==> flow/design.v <==
module top(
    input logic clk,         
    input logic rst,         
    output logic RGB_R,      
    output logic RGB_G,      
    output logic RGB_B       
);
    localparam CLK_FREQ = 12_000_000;  
    localparam PWM_RESOLUTION = 8;   
    localparam PWM_MAX = (1 << PWM_RESOLUTION) - 1;   
    localparam PWM_CYCLES = 256;   
    localparam DEGREES_MAX = 360;
    localparam CYCLES_PER_DEGREE = CLK_FREQ / DEGREES_MAX;   
    typedef enum logic [1:0] {
        STATE_PWM_COUNT,
        STATE_DEGREE_COUNT,
        STATE_HSV_CALC,
        STATE_PWM_OUTPUT
    } state_t;
    logic [PWM_RESOLUTION-1:0] pwm_counter;
    logic [PWM_RESOLUTION-1:0] red_pwm_value, green_pwm_value, blue_pwm_value;
    logic [31:0] degree_counter;
    logic [8:0] current_degree;
    state_t current_state;
    state_t next_state;
    always_ff @(posedge clk) begin
        if (rst) current_state <= STATE_PWM_COUNT;
        else current_state <= next_state;
    end
    always_comb begin  
        case (current_state)
            STATE_PWM_COUNT: begin
                if (degree_counter == CYCLES_PER_DEGREE - 1) begin
                    next_state = STATE_DEGREE_COUNT;
                end else begin
                    next_state = STATE_PWM_COUNT;
                end
            end
            STATE_DEGREE_COUNT: begin
                next_state = STATE_HSV_CALC;
            end
            STATE_HSV_CALC: begin
                next_state = STATE_PWM_OUTPUT;
            end
            STATE_PWM_OUTPUT: begin
                next_state = STATE_PWM_COUNT;
            end
            default: begin
                next_state = STATE_PWM_COUNT;
            end
        endcase
    end
    always_ff @(posedge clk) begin
        if (rst) begin
            pwm_counter <= 0;
            degree_counter <= 0;
            current_degree <= 0;
            red_pwm_value <= 0;
            green_pwm_value <= 0;
            blue_pwm_value <= 0;
        end else
        case (current_state)
            STATE_PWM_COUNT: begin
                pwm_counter <= pwm_counter + 1;                
                if (degree_counter == CYCLES_PER_DEGREE - 1) begin
                    degree_counter <= 0;
                end else begin
                    degree_counter <= degree_counter + 1;
                end
            end
            STATE_DEGREE_COUNT: begin
                if (current_degree == DEGREES_MAX - 1) begin
                    current_degree <= 0;
                end else begin
                    current_degree <= current_degree + 1;
                end
            end
            STATE_HSV_CALC: begin
                if (current_degree < 60) begin
                    red_pwm_value <= PWM_MAX;
                end else if (current_degree < 120) begin
                    red_pwm_value <= PWM_MAX - ((current_degree - 60) * PWM_MAX / 60);
                end else if (current_degree < 240) begin
                    red_pwm_value <= 0;
                end else if (current_degree < 300) begin
                    red_pwm_value <= (current_degree - 240) * PWM_MAX / 60;
                end else begin
                    red_pwm_value <= PWM_MAX;
                end
                if (current_degree < 60) begin
                    green_pwm_value <= current_degree * PWM_MAX / 60;
                end else if (current_degree < 180) begin
                    green_pwm_value <= PWM_MAX;
                end else if (current_degree < 240) begin
                    green_pwm_value <= PWM_MAX - ((current_degree - 180) * PWM_MAX / 60);
                end else begin
                    green_pwm_value <= 0;
                end
                if (current_degree < 120) begin
                    blue_pwm_value <= 0;
                end else if (current_degree < 180) begin
                    blue_pwm_value <= (current_degree - 120) * PWM_MAX / 60;
                end else if (current_degree < 300) begin
                    blue_pwm_value <= PWM_MAX;
                end else begin
                    blue_pwm_value <= PWM_MAX - ((current_degree - 300) * PWM_MAX / 60);
                end
            end
            STATE_PWM_OUTPUT: begin
            end
        endcase
    end
    assign RGB_R = (pwm_counter > red_pwm_value) ? 1'b1 : 1'b0;
    assign RGB_G = (pwm_counter > green_pwm_value) ? 1'b1 : 1'b0;
    assign RGB_B = (pwm_counter > blue_pwm_value) ? 1'b1 : 1'b0;
endmodule
Memo
Re: synthesis data of top

Step by step through the tools: top
Module top before and after one edit of its RTL, step after step.
Lines under "original" count in the file above, lines under "edited" in the edited file.
"change" is "edited" less "original", of the values as shown.
Operators: Yosys type, input widths -> output width; for muxes data width and select width s.
Cell names lack the library's common part.
The mark n/a stands for no value.
- top: top
- clock input: clk
- standard-cell library: sky130hd
- corner: tt_025C_1v80

Edit of the RTL
The edit as a unified diff against the file above.
The edit is scripted: it alters the design's behaviour and was not made to optimise anything.
begin of diff
@@ -7,5 +7,5 @@
 );
     localparam CLK_FREQ = 12_000_000;  
-    localparam PWM_RESOLUTION = 8;   
+    localparam PWM_RESOLUTION = 9;   
     localparam PWM_MAX = (1 << PWM_RESOLUTION) - 1;   
     localparam PWM_CYCLES = 256;   
end of diff

Word level
Yosys after proc, flatten, opt, wreduce and memory -nomap, before mapping. Enables and synchronous resets that opt folds into registers are not counted as muxes. Memory bits, and registers merged into a memory's read port (data or address), are not among the register bits. Print and check cells are not counted. Equal cells are merged and count once.
- operators by class (what ; original ; edited ; change):
    $lt $le $gt $ge ; 8 ; 8 ; 0
    reduce/logical cells ; 1 ; 1 ; 0
    muxes and demuxes ; 17 ; 17 ; 0
    multiply operators ; 6 ; 6 ; 0
    equal/unequal tests ; 5 ; 5 ; 0
    add/sub/neg operators ; 11 ; 11 ; 0
    div/mod/pow operators ; 6 ; 6 ; 0
- operators by type and width (operator ; original ; edited ; change):
    $mux 8 ; 10 ; 0 ; -10
    $mux 9 ; 1 ; 11 ; +10
    $mul 10x9->19 const B ; 5 ; 0 ; -5
    $mul 10x10->20 const B ; 0 ; 5 ; +5
    $gt 8x8->1 ; 3 ; 0 ; -3
    $sub 8x8->8 const A ; 3 ; 0 ; -3
    $gt 9x9->1 ; 0 ; 3 ; +3
    $sub 9x9->9 const A ; 0 ; 3 ; +3
    $add 8x1->8 const B ; 1 ; 0 ; -1
    $add 9x1->9 const B ; 1 ; 2 ; +1
    $mul 9x8->17 const B ; 1 ; 0 ; -1
    $mul 9x9->18 const B ; 0 ; 1 ; +1
Operator kinds equal on both sides are left out: 18.
- bit counts (what ; original ; edited ; change):
    elaborated cells ; 61 ; 61 ; 0
    register bits after elaboration ; 75 ; 79 ; +4
    input bits ; 2 ; 2 ; 0
    output and inout port bits ; 3 ; 3 ; 0

Depth
Depth = most cells in a row (Yosys ltp): at word level without a register or memory, in the mapped netlist without a sequential cell, where the memories' decode and read muxes count.
- logic depth (what ; original ; edited ; change):
    depth in word-level cells ; 7 ; 7 ; 0
    ABC_AREA ; 0 ; 0 ; n/a
    depth in mapped cells ; 45 ; 52 ; +7
    mapped depth without buffers ; 42 ; 47 ; +5

Synthesis result
Source: synth_stat.txt of the flow (Yosys; design flattened, memories mapped). It holds for the ABC_AREA given above (unset counts as 0); a run with the other value may have another netlist.
- cell types (type ; original ; edited ; change):
    fa_1 ; 226 ; 289 ; +63
    inv_1 ; 459 ; 476 ; +17
    o21a_1 ; 23 ; 40 ; +17
    ha_1 ; 235 ; 251 ; +16
    a21oi_1 ; 132 ; 146 ; +14
    nor2b_1 ; 12 ; 26 ; +14
    or3_1 ; 10 ; 23 ; +13
    a211oi_1 ; 55 ; 43 ; -12
    o211ai_1 ; 42 ; 54 ; +12
    nand2b_1 ; 30 ; 42 ; +12
    nand2_1 ; 138 ; 149 ; +11
    nor3_1 ; 30 ; 41 ; +11
    xor2_1 ; 59 ; 69 ; +10
    a21o_1 ; 46 ; 36 ; -10
    a211o_1 ; 4 ; 14 ; +10
    nor2_1 ; 165 ; 174 ; +9
    xnor2_1 ; 101 ; 109 ; +8
    o31a_1 ; 3 ; 11 ; +8
Cell types equal on both sides are left out: 16.
Not every row of either side is listed.
- synthesis totals (what ; original ; edited ; change):
    mapped flip-flops ; 77 ; 81 ; +4
    mapped cells ; 2413 ; 2706 ; +293
    buffer cells ; 66 ; 78 ; +12
    chip area (Yosys) (mm²) ; 0.0197026 ; 0.0227793 ; +0.0030767

Path before layout
Source: OpenSTA report_checks on the synthesized netlist (no wires, ideal clock, input and output delay 20% of the period each), path of least setup slack; recovery checks are left aside. Register names are those of the netlist, which keeps one name where synthesis merged equal registers.
- timing path post-synthesis (what ; original ; edited ; change):
    path type ; register -> register ; register -> register ; n/a
    from ; reg current_degree[4] ; reg current_degree[6] ; n/a
    to ; reg blue_pwm_value[0] ; reg blue_pwm_value[0] ; n/a
    setup slack (ns) ; 2.310 ; 1.166 ; -1.144
    period (ns) ; 14.0 ; 14.0 ; 0.0
    stages ; 40 ; 47 ; +7
    delay of the path (ns) ; 11.690 ; 12.833 ; +1.143
    path buffers ; 1 ; 2 ; +1
    arrival time (ns) ; 11.573 ; 12.716 ; +1.143
    time at the first pin (ns) ; 0.000 ; 0.000 ; 0.000
    synthesis period reached (ns) ; 11.69 ; 12.834 ; +1.144
"delay of the path" = arrival - input delay + setup time.
"stages": output pins that drive a net of the path, with the launching flip-flop's if there is one; two outputs of one cell count as two.
"synthesis period reached" is the clock period less the worst setup slack; recovery checks do not enter. This is arithmetic on one report: input and output delays are still those of the set period (20% each).
The rows between start and end are the longest chain of elaborated cells between them; the timing report does not say that the signal goes this way. Where chains are equally long, one stands for them.
A line is the first line of the expression or statement that the cell stems from. Yosys adds cells for indexed reads and writes and turns some case tables into memories.
A register here has more assigning lines than the two given.
On the way, post-synthesis, original:
- cells stage by stage: dfxtp_1 -> buf_1 -> inv_1 -> ha_1 -> a21oi_1 -> o21ai_1 -> xnor2_1 -> fa_1 -> fa_1 -> fa_1 -> fa_1 -> inv_1 -> ha_1 -> o21a_1 -> a2111oi_1 -> o21bai_1 -> a21oi_1 -> o21ai_0 -> (+4 left out) -> a21o_1 -> o211a_4 -> o211a_1 -> or3_4 -> a2111oi_4 -> inv_2 -> o21ai_2 -> mux2i_1 -> nand4_1 -> a21oi_4 -> mux2i_2 -> nor4bb_1 -> o21ai_2 -> mux2_2 -> a2bb2oi_1 -> o31ai_2 -> mux2i_1 -> a32o_1
- length of the longest elaborated chain at 7
- ends and longest elaborated chain, post-synthesis, original (what ; RTL line ; source):
    from (decl) ; 23 ; logic [8:0] current_degree;
    from (assign) ; 57 ; current_degree <= 0;
    from (assign) ; 75 ; current_degree <= current_degree + 1;
    $sub 9x9->10 ; 106 ; blue_pwm_value <= PWM_MAX - ((current_degree - 300) * PWM_MAX / 60);
    $mul 10x9->19 ; 106 ;
    $div 32x6->32 ; 106 ;
    $sub 8x8->8 ; 106 ;
    $mux 8 ; 103 ; end else if (current_degree < 300) begin
    $mux 8 ; 101 ; end else if (current_degree < 180) begin
    $mux 8 ; 99 ; if (current_degree < 120) begin
    to (assign) ; 102 ; blue_pwm_value <= (current_degree - 120) * PWM_MAX / 60;
    to (assign) ; 106 ;
    to (decl) ; 21 ; logic [PWM_RESOLUTION-1:0] red_pwm_value, green_pwm_value, blue_pwm_value;
On the way, post-synthesis, edited:
- cells stage by stage: dfxtp_1 -> buf_2 -> clkinv_1 -> ha_1 -> and4_1 -> or2_0 -> buf_2 -> inv_1 -> ha_1 -> xor2_1 -> inv_1 -> fa_1 -> fa_1 -> fa_1 -> inv_1 -> fa_1 -> inv_1 -> ha_1 -> (+11 left out) -> mux2_2 -> or3_1 -> a32oi_2 -> a311oi_2 -> a211o_1 -> o211a_4 -> a2111oi_4 -> o211ai_1 -> a211oi_2 -> mux2i_1 -> o311a_1 -> and3_4 -> o21ai_4 -> o22a_1 -> maj3_2 -> a2bb2oi_2 -> mux2i_1 -> a32o_1
- length of the longest elaborated chain at 7
- ends and longest elaborated chain, post-synthesis, edited (what ; RTL line ; source):
    from (decl) ; 23 ; logic [8:0] current_degree;
    from (assign) ; 57 ; current_degree <= 0;
    from (assign) ; 75 ; current_degree <= current_degree + 1;
    $sub 9x9->10 ; 106 ; blue_pwm_value <= PWM_MAX - ((current_degree - 300) * PWM_MAX / 60);
    $mul 10x10->20 ; 106 ;
    $div 32x6->32 ; 106 ;
    $sub 9x9->9 ; 106 ;
    $mux 9 ; 103 ; end else if (current_degree < 300) begin
    $mux 9 ; 101 ; end else if (current_degree < 180) begin
    $mux 9 ; 99 ; if (current_degree < 120) begin
    to (assign) ; 102 ; blue_pwm_value <= (current_degree - 120) * PWM_MAX / 60;
    to (assign) ; 106 ;
    to (decl) ; 21 ; logic [PWM_RESOLUTION-1:0] red_pwm_value, green_pwm_value, blue_pwm_value;

Timing after layout
Path of least setup slack in the final report of each run of pair A (OpenROAD, finished layout, wires in). Where an end is a register, its clock arrival counts in the times.
- timing path post-layout (what ; original ; edited ; change):
    path type ; register -> register ; register -> register ; n/a
    from ; reg current_degree[2] ; reg current_degree[3] ; n/a
    to ; reg blue_pwm_value[0] ; reg blue_pwm_value[0] ; n/a
    time at the first pin (ns) ; 0.35 ; 0.36 ; +0.01
    period (ns) ; 14.0 ; 14.0 ; 0.0
    stages ; 41 ; 46 ; +5
    path buffers ; 0 ; 2 ; +2
    arrival time (ns) ; 13.19 ; 13.77 ; +0.58
    setup slack (ns) ; 1.04 ; 0.49 ; -0.55
The rows between start and end are the longest chain of elaborated cells between them; the timing report does not say that the signal goes this way. Where chains are equally long, one stands for them.
A register here has more assigning lines than the two given.
On the way, post-layout, original:
- cells stage by stage: dfxtp_1 -> inv_1 -> ha_1 -> and2b_1 -> xnor2_1 -> inv_1 -> fa_1 -> inv_1 -> fa_1 -> fa_1 -> inv_1 -> fa_1 -> inv_1 -> ha_1 -> o211a_1 -> o21ai_0 -> o21bai_1 -> a21oi_1 -> (+5 left out) -> o22ai_1 -> o31a_1 -> a211oi_1 -> o211ai_1 -> a2111oi_4 -> inv_2 -> o21ai_2 -> mux2i_1 -> nand4_1 -> a21oi_4 -> mux2i_2 -> nor4bb_1 -> o21ai_2 -> a21oi_4 -> a21oi_1 -> o31ai_2 -> mux2i_1 -> a32o_1
- length of the longest elaborated chain at 7
- ends and longest elaborated chain, post-layout, original (what ; RTL line ; source):
    from (decl) ; 23 ; logic [8:0] current_degree;
    from (assign) ; 57 ; current_degree <= 0;
    from (assign) ; 75 ; current_degree <= current_degree + 1;
    $sub 9x9->10 ; 106 ; blue_pwm_value <= PWM_MAX - ((current_degree - 300) * PWM_MAX / 60);
    $mul 10x9->19 ; 106 ;
    $div 32x6->32 ; 106 ;
    $sub 8x8->8 ; 106 ;
    $mux 8 ; 103 ; end else if (current_degree < 300) begin
    $mux 8 ; 101 ; end else if (current_degree < 180) begin
    $mux 8 ; 99 ; if (current_degree < 120) begin
    to (assign) ; 102 ; blue_pwm_value <= (current_degree - 120) * PWM_MAX / 60;
    to (assign) ; 106 ;
    to (decl) ; 21 ; logic [PWM_RESOLUTION-1:0] red_pwm_value, green_pwm_value, blue_pwm_value;
On the way, post-layout, edited:
- cells stage by stage: dfxtp_1 -> buf_4 -> ha_2 -> nand2_1 -> xnor2_1 -> buf_4 -> inv_1 -> fa_1 -> fa_1 -> fa_1 -> inv_1 -> fa_1 -> inv_1 -> fa_1 -> inv_1 -> ha_1 -> o211a_1 -> a211oi_1 -> (+10 left out) -> mux2_2 -> or3_1 -> a32oi_2 -> a311oi_2 -> a211o_1 -> o211a_4 -> a2111oi_4 -> o211ai_1 -> a211oi_2 -> mux2i_1 -> xnor2_1 -> and4_1 -> a221oi_1 -> a211oi_1 -> o21a_1 -> a2bb2oi_2 -> mux2i_1 -> a32o_1
- length of the longest elaborated chain at 7
- ends and longest elaborated chain, post-layout, edited (what ; RTL line ; source):
    from (decl) ; 23 ; logic [8:0] current_degree;
    from (assign) ; 57 ; current_degree <= 0;
    from (assign) ; 75 ; current_degree <= current_degree + 1;
    $sub 9x9->10 ; 106 ; blue_pwm_value <= PWM_MAX - ((current_degree - 300) * PWM_MAX / 60);
    $mul 10x10->20 ; 106 ;
    $div 32x6->32 ; 106 ;
    $sub 9x9->9 ; 106 ;
    $mux 9 ; 103 ; end else if (current_degree < 300) begin
    $mux 9 ; 101 ; end else if (current_degree < 180) begin
    $mux 9 ; 99 ; if (current_degree < 120) begin
    to (assign) ; 102 ; blue_pwm_value <= (current_degree - 120) * PWM_MAX / 60;
    to (assign) ; 106 ;
    to (decl) ; 21 ; logic [PWM_RESOLUTION-1:0] red_pwm_value, green_pwm_value, blue_pwm_value;

Measured runs
Both versions went through the flow (Yosys, OpenROAD) with the same settings in each pair. Constraints: input delay and output delay 20% of the set period each, output load 0.01 pF.
Flow settings, pair A:
- CORE_UTILIZATION at 40
- period_ns: 14.0
- CAP_MARGIN: 20
- CORE_MARGIN: 2
- noted SLEW_MARGIN: 20
- final reports, pair A (what ; original ; edited ; change):
    cell area after synthesis (mm²) ; 0.0197026 ; 0.0227793 ; +0.0030767
    setup slack of the critical path (ns) ; 1.040 ; 0.487 ; -0.553
    total design power (W) ; 0.0004664 ; 0.0005433 ; +0.0000769
    post-layout utilization ; 0.427 ; 0.433 ; +0.006
    die area (mm²) ; 0.0510489 ; 0.0588742 ; +0.0078253
    standard-cell area after routing (mm²) ; 0.0208062 ; 0.0244409 ; +0.0036347
    final setup TNS (ns) ; 0.000 ; 0.000 ; 0.000
    post-route worst hold slack (ns) ; 0.419 ; 0.429 ; +0.010
Flow settings, pair B:
- CORE_ASPECT_RATIO at 0.58
- CORE_UTILIZATION at 60
- CTS_CLUSTER_SIZE: 68
- GPL_TIMING_DRIVEN at 0
- HOLD_SLACK_MARGIN at 0.15
- MAX_ROUTING_LAYER: met5
- noted PLACE_DENSITY_LB_ADDON: 0.16
- TNS_END_PERCENT at 65
- period_ns: 9.82
- CAP_MARGIN: 20
- CORE_MARGIN: 2
- noted SLEW_MARGIN: 20
- final reports, pair B (what ; original ; edited ; change):
    cell area after synthesis (mm²) ; 0.0197026 ; 0.0227793 ; +0.0030767
    setup slack of the critical path (ns) ; -1.760 ; -3.108 ; -1.348
    total design power (W) ; 0.0006847 ; 0.0007407 ; +0.0000560
    post-layout utilization ; 0.735 ; 0.75 ; +0.015
    die area (mm²) ; 0.0343567 ; 0.0395978 ; +0.0052411
    standard-cell area after routing (mm²) ; 0.023734 ; 0.0281332 ; +0.0043992
    final setup TNS (ns) ; -18.450 ; -49.257 ; -30.807
    post-route worst hold slack (ns) ; 0.421 ; 0.457 ; +0.036
"total design power" rests on the timing tool's default activity at the inputs, not on a simulated workload.
